==> flow/design.v <==
module mult(input [3:0] a, input [3:0] b, output reg [8:0] c
    );
always@(*)
c= a*b;
endmodule
module ad(input [8:0] a1, input [8:0] b1, output reg [9:0] c1
    );
always@(*)
c1= a1+b1;
endmodule
module ad2(input [8:0] a2, input [9:0] b2, output reg [10:0] c2
    );
always@(*)
c2= a2+b2;
endmodule
module ad3(input [8:0] a3, input [10:0] b3, output reg [11:0] c3
    );
always@(*)
c3= a3+b3;
endmodule
`timescale 1ns / 1ps
module mem_ram (input clk, wren, 
                input [3:0] d11,input [3:0] d12,input [3:0] d13,input [3:0] d14,input [3:0] d15,input [3:0] d16,input [3:0] d17,input [3:0]d18,
					 input [3:0] d21,input [3:0] d22,input [3:0] d23,input [3:0] d24,input [3:0] d25,input [3:0] d26,input [3:0] d27,input [3:0]d28,
					 input [3:0] d31,input [3:0] d32,input [3:0] d33,input [3:0] d34,input [3:0] d35,input [3:0] d36,input [3:0] d37,input [3:0]d38,
					 input [3:0] d41,input [3:0] d42,input [3:0] d43,input [3:0] d44,input [3:0] d45,input [3:0] d46,input [3:0] d47,input [3:0]d48,
					 input [3:0] r1,input [3:0] r2,
					 input [3:0] r3,input [3:0] r4,
					 output [11:0] w_sum11,
					 output [11:0] w_sum12,
					 output [11:0] w_sum13,
					 output [11:0] w_sum14,
					 output [11:0] w_sum15,
					 output [11:0] w_sum16,
					 output [11:0] w_sum17,
					 output [11:0] w_sum18
					 );
  reg [31:0] mem [3:0];  
  wire [8:0] p11, p21,p31,p41;
  wire [8:0] p12, p22,p32,p42;
  wire [8:0] p13, p23,p33,p43;
  wire [8:0] p14, p24,p34,p44;
  wire [8:0] p15, p25,p35,p45;
  wire [8:0] p16, p26,p36,p46;
  wire [8:0] p17, p27,p37,p47;
  wire [8:0] p18, p28,p38,p48;
wire [9:0] s11,s12,s13,s14,s15,s16,s17,s18;
wire [10:0] s21,s22,s23,s24,s25,s26,s27,s28;
wire [11:0] s31,s32,s33,s34,s35,s36,s37,s38;
  always @(posedge clk) 
      begin
            if (wren) begin
                mem[0][31-:4]<=d11;
					 mem[0][27-:4] <=d12;
					 mem[0][23-:4]<=d13;
					 mem[0][19-:4]<=d14;
					 mem[0][15-:4]<=d15;
					 mem[0][11-:4]<=d16;
					 mem[0][7-:4]<=d17;
					 mem[0][3-:4]<=d18;
					 mem[1][31-:4]<=d21;
					 mem[1][27-:4] <=d22;
					 mem[1][23-:4]<=d23;
					 mem[1][19-:4]<=d24;
					 mem[1][15-:4]<=d25;
					 mem[1][11-:4]<=d26;
					 mem[1][7-:4]<=d27;
					 mem[1][3-:4]<=d28;
					 mem[2][31-:4]<=d31;
					 mem[2][27-:4] <=d32;
					 mem[2][23-:4]<=d33;
					 mem[2][19-:4]<=d34;
					 mem[2][15-:4]<=d35;
					 mem[2][11-:4]<=d36;
					 mem[2][7-:4]<=d37;
					 mem[2][3-:4]<=d38;
					 mem[3][31-:4]<=d41;
					 mem[3][27-:4] <=d42;
					 mem[3][23-:4]<=d43;
					 mem[3][19-:4]<=d44;
					 mem[3][15-:4]<=d45;
					 mem[3][11-:4]<=d46;
					 mem[3][7-:4]<=d47;
					 mem[3][3-:4]<=d48;
            end
		end		 
generate
   mult m11(.a(r1),
				.b(mem[0][31-:4]),
				.c(p11) 
				);
	mult m21(
	         .a(r2),
				.b(mem[1][31-:4]),
				.c(p21)
	         );		
   mult m31(
	         .a(r3),
				.b(mem[2][31-:4]),
				.c(p31)
	         );		
   mult m41(
	         .a(r4),
				.b(mem[3][31-:4]), 
				.c(p41)
	         );	
  ad add11 ( 
            .a1(p11),
				.b1(p21),
				.c1(s11)
           );  
  ad2 add21 (
            .b2(s11),
				.a2(p31),
				.c2(s21)
          );
  ad3 add31 (
             .b3(s21),
				 .a3(p41),
				 .c3(s31)
				 );
    mult m12(.a(r1),
				.b(mem[0][27-:4]),
				.c(p12)
				);
	mult m22(
	         .a(r2),
				.b(mem[1][27-:4]),
				.c(p22)
	         );		
   mult m32(
	         .a(r3),
				.b(mem[2][27-:4]),
				.c(p32)
	         );		
   mult m42(
	         .a(r4),
				.b(mem[3][27-:4]), 
				.c(p42)
	         );	
  ad add12 ( 
            .a1(p12),
				.b1(p22),
				.c1(s12)
           );  
  ad2 add22 (
            .b2(s12),
				.a2(p32),
				.c2(s22)
          );
  ad3 add32 (
             .b3(s22),
				 .a3(p42),
				 .c3(s32)
				 );
   mult m13(.a(r1),
				.b(mem[0][23-:4]),
				.c(p13)
				);
	mult m23(
	         .a(r2),
				.b(mem[1][23-:4]),
				.c(p23)
	         );		
   mult m33(
	         .a(r3),
				.b(mem[2][23-:4]),
				.c(p33)
	         );		
   mult m43(
	         .a(r4),
				.b(mem[3][23-:4]), 
				.c(p43)
	         );	
  ad add13 ( 
            .a1(p13),
				.b1(p23),
				.c1(s13)
           );  
  ad2 add23 (
            .b2(s13),
				.a2(p33),
				.c2(s23)
          );
  ad3 add33 (
             .b3(s23),
				 .a3(p43),
				 .c3(s33)
				 );
  mult m14(.a(r1),
				.b(mem[0][19-:4]),
				.c(p14)
				);
	mult m24(
	         .a(r2),
				.b(mem[1][19-:4]),
				.c(p24)
	         );		
   mult m34(
	         .a(r3),
				.b(mem[2][19-:4]),
				.c(p34)
	         );		
   mult m44(
	         .a(r4),
				.b(mem[3][19-:4]), 
				.c(p44)
	         );	
  ad add14 ( 
            .a1(p14),
				.b1(p24),
				.c1(s14)
           );  
  ad2 add24 (
            .b2(s14),
				.a2(p34),
				.c2(s24)
          );
  ad3 add34 (
             .b3(s24),
				 .a3(p44),
				 .c3(s34)
				 );
  mult m15(.a(r1),
				.b(mem[0][15-:4]),
				.c(p15)
				);
	mult m25(
	         .a(r2),
				.b(mem[1][15-:4]),
				.c(p25)
	         );		
   mult m35(
	         .a(r3),
				.b(mem[2][15-:4]),
				.c(p35)
	         );		
   mult m45(
	         .a(r4),
				.b(mem[3][15-:4]), 
				.c(p45)
	         );	
  ad add15 ( 
            .a1(p15),
				.b1(p25),
				.c1(s15)
           );  
  ad2 add25 (
            .b2(s15),
				.a2(p35),
				.c2(s25)
          );
  ad3 add35 (
             .b3(s25),
				 .a3(p45),
				 .c3(s35)
				 );
   mult m16(.a(r1),
				.b(mem[0][11-:4]),
				.c(p16)
				);
	mult m26(
	         .a(r2),
				.b(mem[1][11-:4]),
				.c(p26)
	         );		
   mult m36(
	         .a(r3),
				.b(mem[2][11-:4]),
				.c(p36)
	         );		
   mult m46(
	         .a(r4),
				.b(mem[3][11-:4]), 
				.c(p46)
	         );	
  ad add16 ( 
            .a1(p16),
				.b1(p26),
				.c1(s16)
           );  
  ad2 add26 (
            .b2(s16),
				.a2(p36),
				.c2(s26)
          );
  ad3 add36 (
             .b3(s26),
				 .a3(p46),
				 .c3(s36)
				 );
   mult m17(.a(r1),
				.b(mem[0][7-:4]),
				.c(p17)
				);
	mult m27(
	         .a(r2),
				.b(mem[1][7-:4]),
				.c(p27)
	         );		
   mult m37(
	         .a(r3),
				.b(mem[2][7-:4]),
				.c(p37)
	         );		
   mult m47(
	         .a(r4),
				.b(mem[3][7-:4]), 
				.c(p47)
	         );	
  ad add17 ( 
            .a1(p17),
				.b1(p27),
				.c1(s17)
           );  
  ad2 add27 (
            .b2(s17),
				.a2(p37),
				.c2(s27)
          );
  ad3 add37 (
             .b3(s27),
				 .a3(p47),
				 .c3(s37)
				 );
  mult m18(.a(r1),
				.b(mem[0][3-:4]),
				.c(p18)
				);
	mult m28(
	         .a(r2),
				.b(mem[1][3-:4]),
				.c(p28)
	         );		
   mult m38(
	         .a(r3),
				.b(mem[2][3-:4]),
				.c(p38)
	         );		
   mult m48(
	         .a(r4),
				.b(mem[3][3-:4]), 
				.c(p48)
	         );	
  ad add18 ( 
            .a1(p18),
				.b1(p28),
				.c1(s18)
           );  
  ad2 add28 (
            .b2(s18),
				.a2(p38),
				.c2(s28)
          );
  ad3 add38 (
             .b3(s28),
				 .a3(p48),
				 .c3(s38)
				 );
assign w_sum11 =s31;
assign w_sum12 =s32;
assign w_sum13 =s33;
assign w_sum14 =s34;
assign w_sum15 =s35;
assign w_sum16 =s36;
assign w_sum17 =s37;
assign w_sum18 =s38;
endgenerate
endmodule
Lab notebook: mem_ram

### Step by step through the tools: mem_ram

Module mem_ram before and after one edit of its RTL, step after step.
Lines under "unedited" count in the file above, lines under "edited" in the edited file.
"difference": "edited" minus "unedited" as printed here. "relative change": 100 x difference / "unedited".
Operators carry their Yosys type and port widths (W data, S select, Z words).
Library cell names are shortened.
The mark -- stands for no value.

* top: mem_ram
* clock input: clk
* library: sky130hd
* library corner: tt_025C_1v80

### Edit of the RTL

Unified diff, file above to edited file.
A script made this edit. It changes what the design does and was not meant as an optimisation.

```diff
@@ -7,5 +7,5 @@
     );
 always@(*)
-c1= a1+b1;
+c1= a1|b1;
 endmodule
 module ad2(input [8:0] a2, input [9:0] b2, output reg [10:0] c2
```

### After elaboration

Yosys after proc, flatten, opt, wreduce and memory -nomap, before mapping. Enables and synchronous resets that opt folds into registers are not counted as muxes. Print and check cells are not counted. Equal cells are merged and count once.

Bit counts
* ROM bits: unedited 0, edited 0, difference 0
* clocked read ports x word width: unedited 0, edited 0, difference 0
* word-level cells: unedited 88, edited 88, difference 0, relative change 0.00%
* memories kept: unedited 0, edited 0, difference 0
* bits in registers: unedited 128, edited 128, difference 0, relative change 0.00%
* bits in latches: unedited 0, edited 0, difference 0
* bits in writable memories: unedited 0, edited 0, difference 0

Operators by class
* multipliers: unedited 32, edited 32, difference 0, relative change 0.00%
* reductions and logical operators: unedited 0, edited 0, difference 0
* div/mod/pow operators: unedited 0, edited 0, difference 0
* order comparisons: unedited 0, edited 0, difference 0
* equality and inequality tests: unedited 0, edited 0, difference 0
* bitwise gates (word level): unedited 0, edited 8, difference +8
* muxes and demuxes: unedited 0, edited 0, difference 0
* shift operators: unedited 0, edited 0, difference 0
* $add $sub $neg: unedited 24, edited 16, difference -8, relative change -33.33%

Operators with widths
* $add A8 B10 Y11: unedited 8, edited 0, difference -8, relative change -100.00%
* $or A8 B8 Y8: unedited 0, edited 8, difference +8
* $mul A4 B4 Y8: unedited 32, edited 32, difference 0, relative change 0.00%
* $add A8 B8 Y9: unedited 8, edited 8, difference 0, relative change 0.00%
* $add A8 B9 Y10: unedited 8, edited 8, difference 0, relative change 0.00%

### Longest topological paths

Longest topological path by Yosys (ltp), each cell counted once; first at word level (registers and memories cut), then after technology mapping (sequential cells cut; the memories' decode and read muxes count).

Logic depth
* word-level depth: unedited 4, edited 4, difference 0, relative change 0.00%
* ABC_AREA: unedited 0, edited 0
* mapped depth: unedited 19, edited 21, difference +2, relative change +10.53%
* depth with buffers taken out: unedited 18, edited 20, difference +2, relative change +11.11%

### Synthesis result

The flow's flattened synthesis, as Yosys stat reports it; memories are mapped. The netlist is that of the ABC_AREA named above (0 if unset); the other value can give another one.

Mapped netlist
* flip-flops: unedited 128, edited 128, difference 0, relative change 0.00%
* synthesis area (sq mm): unedited 0.0218485, edited 0.0214668, difference -0.0003817, relative change -1.75%
* cell count: unedited 2174, edited 2213, difference +39, relative change +1.79%
* sequential area (sq mm): unedited 0.0038437, edited 0.0038437, difference 0.0000000, relative change 0.00%

Cell types
* inv_1: unedited 575, edited 372, difference -203, relative change -35.30%
* fa_1: unedited 384, edited 264, difference -120, relative change -31.25%
* ha_1: unedited 288, edited 376, difference +88, relative change +30.56%
* nor2_1: unedited 16, edited 88, difference +72, relative change +450.00%
* o21ai_0: unedited 16, edited 50, difference +34, relative change +212.50%
* a211oi_1: unedited 7, edited 38, difference +31, relative change +442.86%
* a21o_1: unedited 13, edited 38, difference +25, relative change +192.31%
* and2_1: unedited 348, edited 329, difference -19, relative change -5.46%
* a21oi_1: unedited 35, edited 53, difference +18, relative change +51.43%
* nor2b_1: unedited 7, edited 19, difference +12, relative change +171.43%
* xnor2_1: unedited 20, edited 31, difference +11, relative change +55.00%
* nand3_1: unedited 8, edited 18, difference +10, relative change +125.00%
* buf_4: unedited 8, edited 16, difference +8, relative change +100.00%
* a21boi_0: unedited 0, edited 8, difference +8
* a22o_1: unedited 0, edited 8, difference +8
* nor3b_1: unedited 0, edited 8, difference +8
* o31a_1: unedited 0, edited 8, difference +8
* o31ai_1: unedited 1, edited 8, difference +7, relative change +700.00%

Not every row of either side is listed.
By module: a second synthesis without flattening, with its own total; a netlist apart from the flattened one above.

Second synthesis, totals
* cells (unflattened synthesis): unedited 3088, edited 2840, difference -248, relative change -8.03%
* area total of the unflattened synthesis (sq mm): unedited 0.0285774, edited 0.0262852, difference -0.0022922, relative change -8.02%

Each row is one instance without its submodules.

By module, unedited
* mult: instances 32, area 0.0004592 sq mm, cells 53, sequential area 0 sq mm
* mem_ram: instances 1, area 0.0038437 sq mm, cells 128, sequential area 0.0038437 sq mm
* ad3: instances 8, area 0.0004755 sq mm, cells 63, sequential area 0 sq mm
* ad2: instances 8, area 0.0004317 sq mm, cells 53, sequential area 0 sq mm
* ad: instances 8, area 0.0003478 sq mm, cells 42, sequential area 0 sq mm

By module, edited
* mult: instances 32, area 0.0004592 sq mm, cells 53, sequential area 0 sq mm
* mem_ram: instances 1, area 0.0038437 sq mm, cells 128, sequential area 0.0038437 sq mm
* ad3: instances 8, area 0.0004692 sq mm, cells 63, sequential area 0 sq mm
* ad2: instances 8, area 0.0004317 sq mm, cells 53, sequential area 0 sq mm
* ad: instances 8, area 0.0000676 sq mm, cells 11, sequential area 0 sq mm

### Path before layout

Path of least setup slack by OpenSTA after synthesis, without wires, with an ideal clock, recovery checks aside; 20% of the period is set as input and as output delay. Where synthesis merged equal registers, the netlist keeps one of their names.

Timing post-synthesis
* path kind: unedited input to output, edited input to output
* from: unedited in r4[3], edited in r2[2]
* to: unedited out w_sum12[10], edited out w_sum14[7]
* time at the first pin (ps): unedited 2000, edited 2000, difference 0, relative change 0.00%
* external input delay (ps): unedited 2000, edited 2000, difference 0, relative change 0.00%
* path slack (ps): unedited 1527, edited 625, difference -902
* path delay (ps): unedited 4473, edited 5375, difference +902, relative change +20.17%
* period (ps): unedited 10000, edited 10000, difference 0, relative change 0.00%
* required time (ps): unedited 8000, edited 8000, difference 0, relative change 0.00%
* output delay (ps): unedited 2000, edited 2000, difference 0, relative change 0.00%
* data arrival time (ps): unedited 6473, edited 7375, difference +902, relative change +13.93%
* path buffers: unedited 1, edited 1, difference 0, relative change 0.00%
* driving pins on the path: unedited 16, edited 20, difference +4, relative change +25.00%
* synthesis period reached (ps): unedited 8473, edited 9375, difference +902, relative change +10.65%

"path delay" is the arrival time less input delay plus setup time.
At an output port there is no setup time.
"driving pins on the path" counts driving pins, that of a launching flip-flop among them; a cell with two outputs on the path counts twice.
"synthesis period reached" is the clock period less the worst setup slack; recovery checks do not enter. This is arithmetic on one report: input and output delays are still those of the set period (20% each).
Between the ends stands the longest chain of elaborated cells between them, by number of cells; it is not shown to be the way that was timed. Of several equally long chains one is given.
Each line given opens the expression or statement behind the cell; cells for indexed reads and writes are added by Yosys, which also makes memories of some case tables.

On the way, post-synthesis, unedited:
* cells stage by stage: clkbuf_1 nand2_1 fa_1 fa_1 inv_1 fa_1 fa_1 fa_1 inv_1 fa_1 inv_1 ha_1 a211o_1 a21oi_2 a21oi_1 o21a_1
* length of the longest elaborated chain: 2

Ends and longest elaborated chain, post-synthesis, unedited
* start, declared: line 28 `input [3:0] r3,input [3:0] r4,`
* $mul A4 B4 Y8: line 4 `c= a*b;`
* $add A8 B10 Y11: line 19 `c3= a3+b3;`
* end, declared: line 30 `output [11:0] w_sum12,`

On the way, post-synthesis, edited:
* cells stage by stage: clkbuf_1 nand2_1 fa_1 inv_1 fa_1 inv_1 fa_1 and2_1 fa_1 inv_1 fa_1 fa_1 inv_1 fa_1 inv_1 ha_1 a211oi_1 nor2_1 o31ai_1 a21boi_0
* length of the longest elaborated chain: 4

Ends and longest elaborated chain, post-synthesis, edited
* start, declared: line 27 `input [3:0] r1,input [3:0] r2,`
* $mul A4 B4 Y8: line 4 `c= a*b;`
* $or A8 B8 Y8: line 9 `c1= a1|b1;`
* $add A8 B8 Y9: line 14 `c2= a2+b2;`
* $add A8 B9 Y10: line 19 `c3= a3+b3;`
* end, declared: line 32 `output [11:0] w_sum14,`

### Timing after layout

Path of least setup slack in the final report of the runs of pair A (OpenROAD, finished layout, wires in). Where an end is a register, its clock arrival counts in the times.
The report prints the path's times to 10 ps; the period is as set.

Timing after layout
* path kind: unedited input to output, edited input to output
* from: unedited in r3[3], edited in r2[2]
* to: unedited out w_sum12[10], edited out w_sum12[8]
* driving pins on the path: unedited 19, edited 21, difference +2, relative change +10.53%
* required time (ps): unedited 7770, edited 7770, difference 0, relative change 0.00%
* data arrival time (ps): unedited 7540, edited 7590, difference +50, relative change +0.66%
* output delay (ps): unedited 1940, edited 1940, difference 0, relative change 0.00%
* path slack (ps): unedited 230, edited 180, difference -50
* path buffers: unedited 3, edited 4, difference +1, relative change +33.33%
* time at the first pin (ps): unedited 1940, edited 1940, difference 0, relative change 0.00%
* period (ps): unedited 9710, edited 9710, difference 0, relative change 0.00%
* external input delay (ps): unedited 1940, edited 1940, difference 0, relative change 0.00%

Between the ends stands the longest chain of elaborated cells between them, by number of cells; it is not shown to be the way that was timed. Of several equally long chains one is given.

On the way, after layout, unedited:
* cells stage by stage: clkdlybuf4s50_1 buf_12 and2_1 fa_1 inv_1 fa_1 fa_1 inv_1 fa_1 fa_1 inv_1 fa_1 inv_1 ha_2 a211o_1 a21oi_2 a21oi_1 o21a_1 clkdlybuf4s50_1
* length of the longest elaborated chain: 3

Ends and longest elaborated chain, after layout, unedited
* start, declared: line 28 `input [3:0] r3,input [3:0] r4,`
* $mul A4 B4 Y8: line 4 `c= a*b;`
* $add A8 B9 Y10: line 14 `c2= a2+b2;`
* $add A8 B10 Y11: line 19 `c3= a3+b3;`
* end, declared: line 30 `output [11:0] w_sum12,`

On the way, after layout, edited:
* cells stage by stage: buf_6 bufbuf_16 nand2_1 fa_1 inv_1 fa_1 fa_1 nor2_1 fa_1 inv_1 fa_1 fa_1 inv_1 fa_1 buf_4 fa_2 nor2b_2 o31a_1 or4_4 nand3_2 clkbuf_2
* length of the longest elaborated chain: 4

Ends and longest elaborated chain, after layout, edited
* start, declared: line 27 `input [3:0] r1,input [3:0] r2,`
* $mul A4 B4 Y8: line 4 `c= a*b;`
* $or A8 B8 Y8: line 9 `c1= a1|b1;`
* $add A8 B8 Y9: line 14 `c2= a2+b2;`
* $add A8 B9 Y10: line 19 `c3= a3+b3;`
* end, declared: line 30 `output [11:0] w_sum12,`

### Flow runs

Runs of the flow (Yosys, OpenROAD) on both versions; the two runs of a pair have the same settings. The constraints put input and output delay at 20% of the set period each and load the outputs with 0.01 pF.

Flow settings, pair A:
* period_ns: 9.71
* CAP_MARGIN: 20
* CORE_MARGIN: 2
* CORE_UTILIZATION: 40
* SLEW_MARGIN: 20

Final reports, pair A
* total negative slack on setup checks (ps): unedited 0, edited 0, difference 0
* achieved period (ps): unedited 9483, edited 9527, difference +44, relative change +0.46%
* worst setup slack after layout (ps): unedited 227, edited 183, difference -44
* worst-case hold slack (ps): unedited 1979, edited 1947, difference -32
* post-route utilization (%): unedited 47.7, edited 50.6, difference +2.9
* standard-cell area after routing (sq mm): unedited 0.0257247, edited 0.0266981, difference +0.0009734, relative change +3.78%
* die outline area (sq mm): unedited 0.056506, edited 0.0555356, difference -0.0009704, relative change -1.72%
* synthesis area (sq mm): unedited 0.0218485, edited 0.0214668, difference -0.0003817, relative change -1.75%

Flow settings, pair B:
* CORE_UTILIZATION: 56
* CTS_CLUSTER_DIAMETER: 110
* CTS_CLUSTER_SIZE: 33
* GPL_TIMING_DRIVEN: 0
* MIN_ROUTING_LAYER: met1
* PLACE_DENSITY: 0.93
* SETUP_SLACK_MARGIN: 1.15
* TNS_END_PERCENT: 5
* period_ns: 7.25
* CAP_MARGIN: 20
* CORE_MARGIN: 2
* SLEW_MARGIN: 20

Final reports, pair B
* total negative slack on setup checks (ps): unedited -17306, edited -51262, difference -33956
* achieved period (ps): unedited 7828, edited 8582, difference +754, relative change +9.63%
* worst setup slack after layout (ps): unedited -578, edited -1332, difference -754
* worst-case hold slack (ps): unedited 1401, edited 1474, difference +73
* post-route utilization (%): unedited 72.1, edited 71.0, difference -1.1
* standard-cell area after routing (sq mm): unedited 0.0277904, edited 0.0267469, difference -0.0010435, relative change -3.75%
* die outline area (sq mm): unedited 0.0406103, edited 0.039916, difference -0.0006943, relative change -1.71%
* synthesis area (sq mm): unedited 0.0218485, edited 0.0214668, difference -0.0003817, relative change -1.75%

"achieved period" = clock period - worst setup slack. The figure is calculated, with input and output delays left at 20% of the set period.
